==> flow/design.v <==
`timescale 1ns / 1ps
module Multiplier_25 (
    input  wire               clk,
    input  wire signed [24:0] a,
    input  wire signed [24:0] b,
    output wire signed [49:0] p
);
reg signed [24:0] a_r, b_r;
reg signed [49:0] p_1, p_2, p_3;
always @(posedge clk) begin
    a_r <= a;
    b_r <= b;
    p_1 <= a_r * b_r;
    p_2 <= p_1;
    p_3 <= p_2;
end
assign p = p_3;
endmodule
`timescale 1ns / 1ps
module Power_Spec_Cal(
           input wire clk,
           input wire rst,
           input wire dv,
           input wire [9:0] xk_index,
           input wire [24:0] fft_data_out_re,
           input wire [24:0] fft_data_out_im,
           output reg [49:0] Power_Spec,		 
           output reg data_valid,				 
           output reg dv_FFT					 
       );
reg signed [24:0] fftout_re_d;
reg signed [24:0] fftout_im_d;
wire signed [49:0] re_square;
wire signed [49:0] im_square;
reg [0:2] dv_reg;
always @(posedge clk or posedge rst)
begin : PipelineRegister_process
    if (rst == 1'b1) begin
        fftout_re_d <= 25'sb0;
        fftout_im_d <= 25'sb0;
    end
    else begin
        fftout_re_d <= fft_data_out_re;
        fftout_im_d <= fft_data_out_im;
    end
end
Multiplier_25 Multiplier_RE (
                  .clk(clk),  
                  .a(fftout_re_d),  
                  .b(fftout_re_d),  
                  .p(re_square)  
              );
Multiplier_25 Multiplier_IM (
                  .clk(clk),  
                  .a(fftout_im_d),  
                  .b(fftout_im_d),  
                  .p(im_square)  
              );
always @(posedge clk or posedge rst)
begin
    if(rst == 1)
        Power_Spec <= 0;
    else
        Power_Spec <= re_square + im_square;
end
always @(posedge clk or posedge rst)
begin
    if(rst == 1)
        data_valid <= 0;
    else
        data_valid <= dv_reg[1];
end
always @(posedge clk or posedge rst)
begin
    if(rst == 1)
    begin
        dv_reg[0] <= 0;
        dv_reg[1] <= 0;
        dv_reg[2] <= 0;
    end
    else
    begin
        dv_reg[0] <= (dv & xk_index[9]);	 
        dv_reg[1] <= dv_reg[0];
        dv_reg[2] <= dv_reg[1];
    end
end
always @(posedge clk or posedge rst)
begin
    if(rst == 1)
    begin
        dv_FFT <= 0;
    end
    else
    begin
        dv_FFT <= dv;
    end
end
endmodule
Ticket comment

---- Step by step through the tools: Power_Spec_Cal ----
Each step is given for the RTL above and for the edited RTL.
"original" refers to lines of the RTL above, "edited" to lines of the edited file.
"difference": "edited" minus "original" as printed here.
Library cell names are shortened.
A cell with n/a has no value.
inputs
  design top .............................. Power_Spec_Cal
  clock ................................... clk
  standard-cell library ................... sky130hd
  library corner .......................... tt_025C_1v80

---- The edit ----
The edit as a unified diff against the file above.
The edit is scripted: it alters the design's behaviour and was not made to optimise anything.
begin of diff
@@ -24,9 +24,11 @@
            input wire [9:0] xk_index,
            input wire [24:0] fft_data_out_re,
-           input wire [24:0] fft_data_out_im,
+           input wire [24:0] fft_data_out_im_in,
            output reg [49:0] Power_Spec,		 
            output reg data_valid,				 
            output reg dv_FFT					 
        );
+reg [24:0] fft_data_out_im;
+always @(posedge clk) fft_data_out_im <= fft_data_out_im_in;
 reg signed [24:0] fftout_re_d;
 reg signed [24:0] fftout_im_d;
end of diff

---- Word level ----
Counts by Yosys on the flattened word-level netlist (proc, flatten, opt, wreduce; memories kept). Register bits leave out memories and registers merged into their read ports (data or address); mux counts leave out enables and synchronous resets folded into registers. Print and check cells are left out. Cells with the same type and inputs are merged into one.
bit counts
  what                   original  edited  difference
  output and inout bits  52        52      0
  bits of input ports    63        63      0
  bits in registers      455       480     +25
  word-level cells       18        19      +1
operators by class
  what                        original  edited  difference
  multiply operators          2         2       0
  bitwise gates (word level)  1         1       0
  add/sub/neg operators       1         1       0
operators with widths
  kind                                            original  edited  difference
  25-bit by 25-bit multiplier with 50-bit output  2         2       0
  50-bit adder                                    1         1       0
  1-bit bitwise AND                               1         1       0

---- Depth ----
Yosys ltp: most cells in a row. Word level: on the elaborated netlist, between registers, memories and ports. Mapped: between sequential cells and ports; inverters and the memories' decode and read muxes count.
depth
  what              original  edited  difference
  word-level depth  1         1       0
  ABC_AREA          0         0       n/a
  mapped depth      28        29      +1

---- Synthesis result ----
The flow's flattened synthesis, as Yosys stat reports it; memories are mapped. The netlist is that of the ABC_AREA named above (0 if unset); the other value can give another one.
synthesis totals
  what                            original  edited   difference
  chip area (Yosys) (µm²)         52487.8   52836.9  +349.1
  buffer cells                    124       120      -4
  standard cells after synthesis  5013      5027     +14
  mapped flip-flops               448       473      +25
cells by type
  cell type  original  edited  difference
  dfxtp_1    344       369     +25
  a21o_1     88        66      -22
  nor2_1     128       111     -17
  a21oi_1    104       121     +17
  o21bai_1   11        22      +11
  o21ai_0    39        49      +10
  inv_1      1404      1413    +9
  xnor2_1    115       124     +9
  nand2_1    401       393     -8
  o21ai_1    26        18      -8
  and3_1     10        15      +5
  or3_1      2         7       +5
  xor2_1     54        50      -4
  a211oi_1   10        14      +4
  and2_1     237       240     +3
  clkbuf_1   123       120     -3
  nand3_1    25        22      -3
  a211oi_2   3         0       -3
Not every row of either side is listed.
The figures by module come from a second, unflattened synthesis with its own total; it is not the netlist above.
second synthesis, totals
  what                                     original  edited   difference
  cell total of the unflattened synthesis  5889      6033     +144
  area (unflattened synthesis) (µm²)       59304.4   60409.2  +1104.8
Rows give one instance, submodules left out.
modules, original
  module          times used  sequential area (µm²)  cells  area (µm²)
  Multiplier_25   2           4003.8                 2714   27050.9
  Power_Spec_Cal  1           2602.5                 461    5202.5
modules, edited
  module          times used  sequential area (µm²)  cells  area (µm²)
  Multiplier_25   2           4003.8                 2737   27181.1
  Power_Spec_Cal  1           3103.0                 559    6047.0

---- Path before layout ----
OpenSTA on the mapped netlist: ideal clock, no wires. The path of least setup slack (recovery checks aside). Input and output delay are each 20% of the period. Register names are those of the netlist, which keeps one name where synthesis merged equal registers.
path after synthesis
  what                                 original                        edited                          difference
  path type                            register to register            register to register            n/a
  start                                register Multiplier_IM.a_r[24]  register Multiplier_IM.a_r[1]   n/a
  end                                  register Multiplier_IM.p_1[47]  register Multiplier_IM.p_1[49]  n/a
  library setup time (ns)              0.136                           0.121                           -0.015
  launch time at the first pin (ns)    0.000                           0.000                           0.000
  clock period (ns)                    8.0                             8.0                             0.0
  path slack (ns)                      0.923                           0.859                           -0.064
  data required time (ns)              7.864                           7.879                           +0.015
  path delay (ns)                      7.077                           7.141                           +0.064
  driving pins on the path             26                              24                              -2
  arrival (ns)                         6.941                           7.020                           +0.079
  period reached after synthesis (ns)  7.077                           7.141                           +0.064
"path delay" = arrival - input delay + setup time.
"driving pins on the path" counts driving pins, that of a launching flip-flop among them; a cell with two outputs on the path counts twice.
"period reached after synthesis" is the clock period less the worst setup slack; recovery checks do not enter. This is arithmetic on one report: input and output delays are still those of the set period (20% each).
The rows between start and end are the longest chain of elaborated cells between them; the timing report does not say that the signal goes this way. Where chains are equally long, one stands for them.
A line is the first line of the expression or statement that the cell stems from. Yosys adds cells for indexed reads and writes and turns some case tables into memories.
between the ends, after synthesis, original
  path through ............................ dfxtp_1 clkbuf_1 clkbuf_1 nand2_1 inv_1 fa_1 fa_1 inv_1 fa_1 inv_1 fa_1 fa_1 fa_1 fa_1 ha_1 clkbuf_1 a21o_1 a21o_1 a21oi_1 nor2b_1 o21a_1 o21ai_1 nand2b_1 a21oi_1 o41ai_1 xor2_1
  length of the longest elaborated chain .. 1
  elaborated cells on any way between the ends .. 1
  classes of those cells .................. mul: 1
RTL lines, path after synthesis, original
  what                                            RTL line  source
  start: declaration                              8         reg signed [24:0] a_r, b_r;
  start: assignment                               11        a_r <= a;
  25-bit by 25-bit multiplier with 50-bit output  13        p_1 <= a_r * b_r;
  end: assignment                                 13
  end: declaration                                9         reg signed [49:0] p_1, p_2, p_3;
between the ends, after synthesis, edited
  path through ............................ dfxtp_1 clkbuf_1 clkbuf_1 nand2_1 inv_1 fa_1 fa_1 inv_1 fa_1 inv_1 fa_1 fa_1 fa_1 fa_1 ha_1 a21o_1 a21o_1 a21o_1 a221o_1 a21o_1 o21bai_1 a221oi_1 o21bai_1 xnor2_1
  length of the longest elaborated chain .. 1
  elaborated cells on any way between the ends .. 1
  classes of those cells .................. mul: 1
RTL lines, path after synthesis, edited
  what                                            RTL line  source
  start: declaration                              8         reg signed [24:0] a_r, b_r;
  start: assignment                               11        a_r <= a;
  25-bit by 25-bit multiplier with 50-bit output  13        p_1 <= a_r * b_r;
  end: assignment                                 13
  end: declaration                                9         reg signed [49:0] p_1, p_2, p_3;

---- Timing after layout ----
From the final timing report of each run of pair 1: the path of least setup slack in the routed layout; clock arrival at registers is part of the times.
path post-layout
  what                               original                        edited                          difference
  path type                          register to register            register to register            n/a
  start                              register Multiplier_RE.a_r[3]   register Multiplier_IM.a_r[6]   n/a
  end                                register Multiplier_RE.p_1[46]  register Multiplier_IM.p_1[43]  n/a
  arrival (ns)                       8.13                            8.17                            +0.04
  data required time (ns)            8.57                            8.52                            -0.05
  library setup time (ns)            0.07                            0.11                            +0.04
  clock period (ns)                  8.0                             8.0                             0.0
  driving pins on the path           25                              24                              -1
  path slack (ns)                    0.43                            0.35                            -0.08
  launch time at the first pin (ns)  0.65                            0.61                            -0.04
The rows between start and end are the longest chain of elaborated cells between them; the timing report does not say that the signal goes this way. Where chains are equally long, one stands for them.
between the ends, post-layout, original
  path through ............................ dfxtp_1 buf_4 and2_1 fa_1 fa_1 inv_1 fa_1 inv_1 fa_1 fa_1 fa_1 inv_1 fa_1 inv_1 ha_1 a21oi_1 nor2b_1 o21ai_0 nand2_1 a21o_1 a21o_1 a21oi_1 o21ai_1 a21oi_1 xnor2_1
  length of the longest elaborated chain .. 1
  elaborated cells on any way between the ends .. 1
  classes of those cells .................. mul: 1
RTL lines, path post-layout, original
  what                                            RTL line  source
  start: declaration                              8         reg signed [24:0] a_r, b_r;
  start: assignment                               11        a_r <= a;
  25-bit by 25-bit multiplier with 50-bit output  13        p_1 <= a_r * b_r;
  end: assignment                                 13
  end: declaration                                9         reg signed [49:0] p_1, p_2, p_3;
between the ends, post-layout, edited
  path through ............................ dfxtp_1 nand2_1 fa_1 inv_1 fa_1 fa_1 inv_1 fa_1 inv_1 fa_1 fa_1 inv_1 fa_1 inv_1 ha_1 nand4_1 or3_1 a21oi_1 o211a_1 a2bb2oi_2 o21ai_1 a21oi_2 buf_4 a311o_1
  length of the longest elaborated chain .. 1
  elaborated cells on any way between the ends .. 1
  classes of those cells .................. mul: 1
RTL lines, path post-layout, edited
  what                                            RTL line  source
  start: declaration                              8         reg signed [24:0] a_r, b_r;
  start: assignment                               11        a_r <= a;
  25-bit by 25-bit multiplier with 50-bit output  13        p_1 <= a_r * b_r;
  end: assignment                                 13
  end: declaration                                9         reg signed [49:0] p_1, p_2, p_3;

---- Flow runs ----
Both versions went through the flow (Yosys, OpenROAD) with the same settings in each pair. Constraints: input delay and output delay 20% of the set period each, output load 0.01 pF.
settings, pair 1
  CORE_UTILIZATION ........................ 40
  PLACE_DENSITY ........................... 0.6
  period_ns ............................... 8.0
  CAP_MARGIN .............................. 20
  CORE_MARGIN ............................. 2
  SLEW_MARGIN ............................. 20
results, pair 1
  what                                       original  edited    difference
  worst hold slack in the final report (ns)  0.310     0.316     +0.006
  total negative slack (ns)                  0.000     0.000     0.000
  lowest setup slack (ns)                    0.434     0.354     -0.080
  period achieved (ns)                       7.566     7.646     +0.080
  final design utilization                   0.448     0.445     -0.003
  standard-cell area after layout (µm²)      58100.7   58437.3   +336.6
  chip area after synthesis (Yosys) (µm²)    52487.8   52836.9   +349.1
  area of the die (µm²)                      134132.0  135016.0  +884.0
settings, pair 2
  ABC_AREA ................................ 0
  CORE_UTILIZATION ........................ 45
  GPL_ROUTABILITY_DRIVEN .................. 1
  GPL_TIMING_DRIVEN ....................... 1
  MIN_ROUTING_LAYER ....................... met2
  PLACE_DENSITY ........................... 0.8
  TNS_END_PERCENT ......................... 60
  period_ns ............................... 4.35
  CAP_MARGIN .............................. 20
  CORE_MARGIN ............................. 2
  SLEW_MARGIN ............................. 20
results, pair 2
  what                                       original  edited    difference
  worst hold slack in the final report (ns)  0.314     0.290     -0.024
  total negative slack (ns)                  -156.502  -157.870  -1.368
  lowest setup slack (ns)                    -2.557    -2.545    +0.012
  period achieved (ns)                       6.906     6.895     -0.011
  final design utilization                   0.574     0.576     +0.002
  standard-cell area after layout (µm²)      66513.8   67020.5   +506.7
  chip area after synthesis (Yosys) (µm²)    52487.8   52836.9   +349.1
  area of the die (µm²)                      119388.0  120173.0  +785.0
"period achieved" = clock period - worst setup slack. The figure is calculated, with input and output delays left at 20% of the set period.
